==> flow/design.v <==
module SatTruncFP
  #(
    parameter	NB_XI  	= 20,
    parameter	NBF_XI	= 12,
    parameter	NB_XO	= 8,
    parameter	NBF_XO	= 6
    )
   (
    input [(NB_XI)-1:0]  i_data,
    output [(NB_XO)-1:0] o_data
    );
   localparam	NBI_XI	=	NB_XI	-	NBF_XI;
   localparam	NBI_XO	=	NB_XO	-	NBF_XO;
   wire [NB_XO-1:0] 	 aux_Sat;
   wire [NBF_XO-1:0] 	 aux_trunc;
   wire 		 condicion;
   wire [NB_XO-1:0] 	 resultado1;
   wire [NB_XO-1:0] 	 resultado2;
	generate
	   if (NBF_XI >= NBF_XO)
	     begin
		assign	aux_trunc = i_data[(NBF_XI-1):(NBF_XI - NBF_XO)];
	     end
	   else
	     begin
		assign	aux_trunc = {i_data[NBF_XI-1:0],{(NBF_XO - NBF_XI){1'b0}}};
	     end
	   if (NBI_XI > NBI_XO)
	     begin
		assign	condicion		=	(i_data[(NB_XI-2)-:(NBI_XI-NBI_XO)] == {(NBI_XI-NBI_XO){i_data[NB_XI-1]}});
		assign	resultado1		=	{i_data[(NB_XI-1)],{(NB_XO-1){~i_data[(NB_XI-1)]}}};
		assign	resultado2		=	{i_data[(NB_XI-1)],i_data[NBF_XI +:NBI_XO-1],aux_trunc};
		assign	aux_Sat			=	condicion	?	resultado2	:	resultado1;
	     end
	   else
	     begin
		if (NBI_XO == NBI_XI)
                  assign  aux_Sat = {i_data[(NB_XI-1)-:NBI_XI],aux_trunc};
		else
		  assign  aux_Sat	= {{(NBI_XO - NBI_XI){i_data[NB_XI-1]}},i_data[(NB_XI-1)-:NBI_XI],aux_trunc};
	     end
	endgenerate
   assign	o_data=aux_Sat;
endmodule
module filtro_fir
  #(
    parameter WW_INPUT  = 8,
    parameter WW_OUTPUT = 8
    ) 
   (
    input 			  clk,
    input 			  i_en,
    input 			  i_srst,
    input signed [ WW_INPUT-1:0]  i_data,
    output signed [WW_OUTPUT-1:0] o_data
    );
  localparam WW_COEFF = 8;
   reg  signed [WW_INPUT           -1:0] register [14:1];
   wire signed [         WW_COEFF  -1:0] coeff    [14:0];
   wire signed [WW_INPUT+WW_COEFF  -1:0] prod     [14:0];
   wire signed [WW_INPUT+WW_COEFF+1-1:0] sum      [8:1]; 
   wire signed [WW_INPUT+WW_COEFF+2-1:0] sum1     [4:1]; 
   wire signed [WW_INPUT+WW_COEFF+3-1:0] sum2     [2:1]; 
   wire signed [WW_INPUT+WW_COEFF+4-1:0] sum3; 
   reg signed [WW_INPUT+WW_COEFF   -1:0] prod_d   [14:0];
   reg signed [WW_INPUT+WW_COEFF+4 -1:0] sum3_d;
   reg signed [WW_INPUT+WW_COEFF+1 -1:0] sum_d    [8:1];
    assign coeff[ 0] = 8'hFF;
    assign coeff[ 1] = 8'hFF;
    assign coeff[ 2] = 8'hFF;
    assign coeff[ 3] = 8'h00;
    assign coeff[ 4] = 8'h03;
    assign coeff[ 5] = 8'h08;
    assign coeff[ 6] = 8'h0D;
    assign coeff[ 7] = 8'h10;
    assign coeff[ 8] = 8'h0D;
    assign coeff[ 9] = 8'h08;
    assign coeff[10] = 8'h03;
    assign coeff[11] = 8'h00;
    assign coeff[12] = 8'hFF;
    assign coeff[13] = 8'hFF;
    assign coeff[14] = 8'hFF;
  always @(posedge clk) begin
    if (i_srst == 1'b1) begin
      register[ 1] <= {WW_INPUT{1'b0}};
      register[ 2] <= {WW_INPUT{1'b0}};
      register[ 3] <= {WW_INPUT{1'b0}};
      register[ 4] <= {WW_INPUT{1'b0}};
      register[ 5] <= {WW_INPUT{1'b0}};
      register[ 6] <= {WW_INPUT{1'b0}};
      register[ 7] <= {WW_INPUT{1'b0}};
      register[ 8] <= {WW_INPUT{1'b0}};
      register[ 9] <= {WW_INPUT{1'b0}};
      register[10] <= {WW_INPUT{1'b0}};
      register[11] <= {WW_INPUT{1'b0}};
      register[12] <= {WW_INPUT{1'b0}};
      register[13] <= {WW_INPUT{1'b0}};
      register[14] <= {WW_INPUT{1'b0}};
    end else begin
      if (i_en == 1'b1) begin
        register[ 1] <= i_data;
        register[ 2] <= register[ 1];
        register[ 3] <= register[ 2];
        register[ 4] <= register[ 3];
        register[ 5] <= register[ 4];
        register[ 6] <= register[ 5];
        register[ 7] <= register[ 6];
        register[ 8] <= register[ 7];
        register[ 9] <= register[ 8];
        register[10] <= register[ 9];
        register[11] <= register[10];
        register[12] <= register[11];
        register[13] <= register[12];
	    register[14] <= register[13];
      end
    end
  end
  assign prod[ 0] = coeff[ 0] * i_data;
  assign prod[ 1] = coeff[ 1] * register[ 1];
  assign prod[ 2] = coeff[ 2] * register[ 2];
  assign prod[ 3] = coeff[ 3] * register[ 3];
  assign prod[ 4] = coeff[ 4] * register[ 4];
  assign prod[ 5] = coeff[ 5] * register[ 5];
  assign prod[ 6] = coeff[ 6] * register[ 6];
  assign prod[ 7] = coeff[ 7] * register[ 7];
  assign prod[ 8] = coeff[ 8] * register[ 8];
  assign prod[ 9] = coeff[ 9] * register[ 9];
  assign prod[10] = coeff[10] * register[10];
  assign prod[11] = coeff[11] * register[11];
  assign prod[12] = coeff[12] * register[12];
  assign prod[13] = coeff[13] * register[13];
  assign prod[14] = coeff[14] * register[14];
  always@(posedge clk) begin
    prod_d[ 0] <= prod[ 0];
    prod_d[ 1] <= prod[ 1];
    prod_d[ 2] <= prod[ 2];
    prod_d[ 3] <= prod[ 3];
    prod_d[ 4] <= prod[ 4];
    prod_d[ 5] <= prod[ 5];
    prod_d[ 6] <= prod[ 6];
    prod_d[ 7] <= prod[ 7];
    prod_d[ 8] <= prod[ 8];
    prod_d[ 9] <= prod[ 9];
    prod_d[10] <= prod[10];
    prod_d[11] <= prod[11];
    prod_d[12] <= prod[12];
    prod_d[13] <= prod[13];
    prod_d[14] <= prod[14];
  end
  assign sum[ 1] = prod_d[ 0] + prod_d[ 1]; 
  assign sum[ 2] = prod_d[ 2] + prod_d[ 3];
  assign sum[ 3] = prod_d[ 4] + prod_d[ 5];
  assign sum[ 4] = prod_d[ 6] + prod_d[ 7];
  assign sum[ 5] = prod_d[08] + prod_d[ 9];
  assign sum[ 6] = prod_d[10] + prod_d[11];
  assign sum[ 7] = prod_d[12] + prod_d[13];
  assign sum[ 8] = {prod_d[14][WW_INPUT+WW_COEFF-1],prod_d[14]};
  always@(posedge clk) begin
    sum_d[1] <= sum[1];
    sum_d[2] <= sum[2];
    sum_d[3] <= sum[3];
    sum_d[4] <= sum[4];
    sum_d[5] <= sum[5];
    sum_d[6] <= sum[6];
    sum_d[7] <= sum[7];
    sum_d[8] <= sum[8];
  end
  assign sum1[ 1] = sum_d[ 1] + sum_d[ 2]; 
  assign sum1[ 2] = sum_d[ 3] + sum_d[ 4];
  assign sum1[ 3] = sum_d[ 5] + sum_d[ 6];
  assign sum1[ 4] = sum_d[ 7] + sum_d[ 8];
  assign sum2[ 1] = sum1[ 1] + sum1[ 2]; 
  assign sum2[ 2] = sum1[ 3] + sum1[ 4];
  assign sum3 = sum2[ 1] + sum2[ 2]; 
  always@(posedge clk)
    sum3_d <= sum3;
  SatTruncFP
	inst_SatTruncFP_dataB
	(
	  .i_data(	sum3_d	),
	  .o_data(	o_data	)
	);
endmodule
## Step by step through the tools: filtro_fir

Tool output for the design above, in the order of the flow.
Lines are those of the file above, counted from 1.
Operators carry their Yosys type and port widths (W data, S select, Z words).
Cell names lack the library's common part.
Not given: n/a

- Top module: filtro_fir
- Clock port: clk
- Library: sky130hd
- Timing corner: tt_025C_1v80

## After elaboration

Counts by Yosys on the flattened word-level netlist (proc, flatten, opt, wreduce). Print and check cells are left out. Cells with the same type and inputs are merged into one.

- Elaborated cells: 61
- Register bits after elaboration: 428
- Output and inout port bits: 8
- Bits of input ports: 11

- Multiply operators: 4
- Bitwise logic cells: 1
- Mux-type cells: 1
- Add/subtract/negate cells: 18
- Eq/ne operators: 1

Operator list:

| kind | count |
|---|---|
| $mul A5 B8 Y13 const A | 2 |
| $neg A8 Y16 | 6 |
| $mul A3 B8 Y11 const A | 2 |
| $add A18 B18 Y19 | 2 |
| $add A17 B16 Y18 | 2 |
| $add A16 B16 Y17 | 2 |
| $add A19 B19 Y20 | 1 |
| $add A17 B11 Y18 | 1 |
| $add A17 B17 Y18 | 1 |
| $add A13 B11 Y14 | 1 |
| $add A13 B12 Y14 | 1 |
| $add A11 B11 Y12 | 1 |
| $mux W7 | 1 |
| $eq A6 B6 Y1 | 1 |
| $not A1 Y1 | 1 |

## Logic depth

Yosys ltp: most cells in a row. Word level: on the elaborated netlist, between registers, memories and ports. Mapped: between sequential cells and ports; inverters and the memories' decode and read muxes count.

- Word-level depth: 3
- ABC_AREA: 1
- Mapped depth: 20
- Depth with buffers taken out: 20

## Mapped cells and area

The flow's flattened synthesis, as Yosys stat reports it; memories are mapped. The netlist is that of the ABC_AREA named above (0 if unset); the other value can give another one.

Cell types:

| type | count | total area (sq um) |
|---|---|---|
| dfxtp_1 | 411 | 8.23E+03 |
| fa_1 | 121 | 2.42E+03 |
| ha_1 | 163 | 2.04E+03 |
| inv_1 | 405 | 1.52E+03 |
| nand2_1 | 346 | 1.3E+03 |
| a21oi_1 | 166 | 830.797 |
| xor2_1 | 82 | 718.189 |
| a211oi_1 | 53 | 397.882 |
| nor2_1 | 95 | 356.592 |
| nand3_1 | 61 | 305.293 |
| xnor2_1 | 28 | 245.235 |
| a31oi_1 | 23 | 143.888 |
| a21o_1 | 12 | 90.086 |
| nand4_1 | 14 | 87.584 |
| clkbuf_1 | 22 | 82.579 |
| o21ai_0 | 16 | 80.077 |
| buf_2 | 15 | 75.072 |
| nor3_1 | 15 | 75.072 |

Not listed: further types 22, cells in them 69.

- Cell count: 2117
- Sequential part of the area: 8227.9 sq um
- Buffer cells: 44
- Synthesis area: 19515.0 sq um
- Flip-flop cells: 411

## Path before layout

OpenSTA on the mapped netlist: ideal clock, no wires. The path of least setup slack (recovery checks aside). Input and output delay are each 20% of the period. Register names are those of the netlist, which keeps one name where synthesis merged equal registers.

- Path type: flip-flop to flip-flop
- From: reg sum_d[6][10]
- To: reg sum3_d[18]
- Period: 5500 ps
- Path buffers: 0
- Driving pins on the path: 17
- Delay of the path: 3774 ps
- Setup time: 112 ps
- Arrival time: 3662 ps
- Launch time at the first pin: 0 ps
- Required time: 5388 ps
- Setup slack: 1725 ps
- Period reached after synthesis: 3775 ps

"delay of the path" is the arrival time less input delay plus setup time.
"driving pins on the path": output pins that drive a net of the path, with the launching flip-flop's if there is one; two outputs of one cell count as two.
"period reached after synthesis" = period - worst setup slack (recovery checks aside). The figure is calculated, with input and output delays left at 20% of the set period.
Between the ends stands the longest chain of elaborated cells between them, by number of cells; it is not shown to be the way that was timed. Of several equally long chains one is given.
A line is the first line of the expression or statement that the cell stems from. Yosys adds cells for indexed reads and writes and turns some case tables into memories.

- Cells stage by stage: dfxtp_1 inv_1 fa_1 inv_1 fa_1 fa_1 inv_1 fa_1 inv_1 ha_1 a21o_1 a21oi_1 nor2_1 nor2_1 nand2_1 nand2_1 nand2_1
- Length of the longest elaborated chain: 3
- Elaborated cells on any way between the ends: 3
- Source lines of those cells: 3
- Those cells by class: add/sub: 3

Ends and longest elaborated chain, after synthesis:

| element | RTL line | text |
|---|---|---|
| start, declared | 67 | `reg signed [WW_INPUT+WW_COEFF+1 -1:0] sum_d    [8:1];` |
| start, assigned | 164 | `sum_d[6] <= sum[6];` |
| $add A17 B11 Y18 | 170 | `assign sum1[ 3] = sum_d[ 5] + sum_d[ 6];` |
| $add A18 B18 Y19 | 173 | `assign sum2[ 2] = sum1[ 3] + sum1[ 4];` |
| $add A19 B19 Y20 | 174 | `assign sum3 = sum2[ 1] + sum2[ 2];` |
| end, assigned | 176 | `sum3_d <= sum3;` |
| end, declared | 66 | `reg signed [WW_INPUT+WW_COEFF+4 -1:0] sum3_d;` |

## Timing after layout

From the final timing report of entry A: the path of least setup slack in the routed layout; clock arrival at registers is part of the times.
The report prints the path's times to 10 ps; the period is as set.

- Path type: flip-flop to flip-flop
- From: reg sum_d[6][10]
- To: reg sum3_d[19]
- Path buffers: 0
- Setup time: 100 ps
- Period: 4360 ps
- Launch time at the first pin: 530 ps
- Driving pins on the path: 15
- Required time: 4790 ps
- Arrival time: 4300 ps
- Setup slack: 490 ps

Between the ends stands the longest chain of elaborated cells between them, by number of cells; it is not shown to be the way that was timed. Of several equally long chains one is given.

- Cells stage by stage: dfxtp_1 inv_2 fa_1 fa_1 inv_1 fa_1 inv_1 fa_1 inv_1 ha_2 nand4_1 nor2_2 nand4_1 nand4_1 nand2_1
- Length of the longest elaborated chain: 3
- Elaborated cells on any way between the ends: 3
- Source lines of those cells: 3
- Those cells by class: add/sub: 3

Ends and longest elaborated chain, post-layout:

| element | RTL line | text |
|---|---|---|
| start, declared | 67 | `reg signed [WW_INPUT+WW_COEFF+1 -1:0] sum_d    [8:1];` |
| start, assigned | 164 | `sum_d[6] <= sum[6];` |
| $add A17 B11 Y18 | 170 | `assign sum1[ 3] = sum_d[ 5] + sum_d[ 6];` |
| $add A18 B18 Y19 | 173 | `assign sum2[ 2] = sum1[ 3] + sum1[ 4];` |
| $add A19 B19 Y20 | 174 | `assign sum3 = sum2[ 1] + sum2[ 2];` |
| end, assigned | 176 | `sum3_d <= sum3;` |
| end, declared | 66 | `reg signed [WW_INPUT+WW_COEFF+4 -1:0] sum3_d;` |

Top module filtro_fir; platform sky130hd; tools Yosys and OpenROAD; 5 stored runs in no particular order. Input and output delays are each 20% of the period that was set; the output load is 0.01 pF.
"period achieved" = clock period - worst setup slack. The figure is calculated, with input and output delays left at 20% of the set period.
"critical path time" means the part of the period allowed to the worst setup path (the constraints hold back 20% at inputs and 20% at outputs) less its slack; where the path has registers, the arrival times of their clocks count too.
"critical path time" is given in steps of 10 ps.
Settings: n/a = not set for that run.
A result given as n/a is not shown for that run.

| item | entry A | entry B | entry C | entry D | entry E |
|---|---|---|---|---|---|
| ABC_AREA | 1 | 1 | 1 | n/a | n/a |
| CAP_MARGIN | 30 | 15 | 15 | 20 | 20 |
| CELL_PAD_IN_SITES_GLOBAL_PLACEMENT | 0 | 1 | n/a | 2 | n/a |
| CORE_ASPECT_RATIO | 0.68 | 1.32 | 1.32 | 0.58 | n/a |
| CORE_MARGIN | 10 | 8 | 2 | 2 | 2 |
| CORE_UTILIZATION | 18 | 45 | 40 | 57 | 40 |
| CTS_CLUSTER_SIZE | 63 | 63 | 65 | 75 | n/a |
| GPL_ROUTABILITY_DRIVEN | 0 | n/a | n/a | 0 | n/a |
| GPL_TIMING_DRIVEN | 1 | 0 | n/a | n/a | n/a |
| HOLD_SLACK_MARGIN | 0.21 | n/a | n/a | 0.17 | n/a |
| MAX_ROUTING_LAYER | met4 | met5 | met4 | met5 | n/a |
| MIN_ROUTING_LAYER | met1 | met2 | n/a | met2 | n/a |
| SETUP_SLACK_MARGIN | 0.34 | -0.51 | -0.51 | n/a | n/a |
| SLEW_MARGIN | 5 | 10 | 20 | 5 | 20 |
| TNS_END_PERCENT | 50 | 35 | 35 | n/a | n/a |
| period_ns | 4.36 | 5.47 | 5.5 | 7.51 | 4.81 |
| CELL_PAD_IN_SITES_DETAIL_PLACEMENT | n/a | 1 | 1 | 2 | n/a |
| PLACE_DENSITY_LB_ADDON | n/a | 0.14 | n/a | 0.04 | n/a |
| final worst hold slack (ps) | 322 | 316 | 323 | n/a | 323 |
| die footprint (sq um) | 122233.0 | 50350.3 | 50587.4 | n/a | 49104.3 |
| summed negative setup slack (ps) | 0 | 0 | 0 | n/a | 0 |
| period achieved (ps) | 3871 | 4328 | 4185 | n/a | 4632 |
| standard-cell area after routing (sq um) | 22910.7 | 21851.0 | 21548.2 | n/a | 21411.8 |
| lowest setup slack (ps) | 489 | 1142 | 1315 | n/a | 178 |
| post-synthesis cell area (sq um) | 19515.0 | 19515.0 | 19515.0 | n/a | 18939.4 |
| critical path time (ps) | 3870 | 4330 | 4180 | n/a | 4630 |
| critical path kind | flip-flop to flip-flop | flip-flop to flip-flop | flip-flop to flip-flop | n/a | flip-flop to flip-flop |

Entry D: not finished: placement ended with error DPL-0033
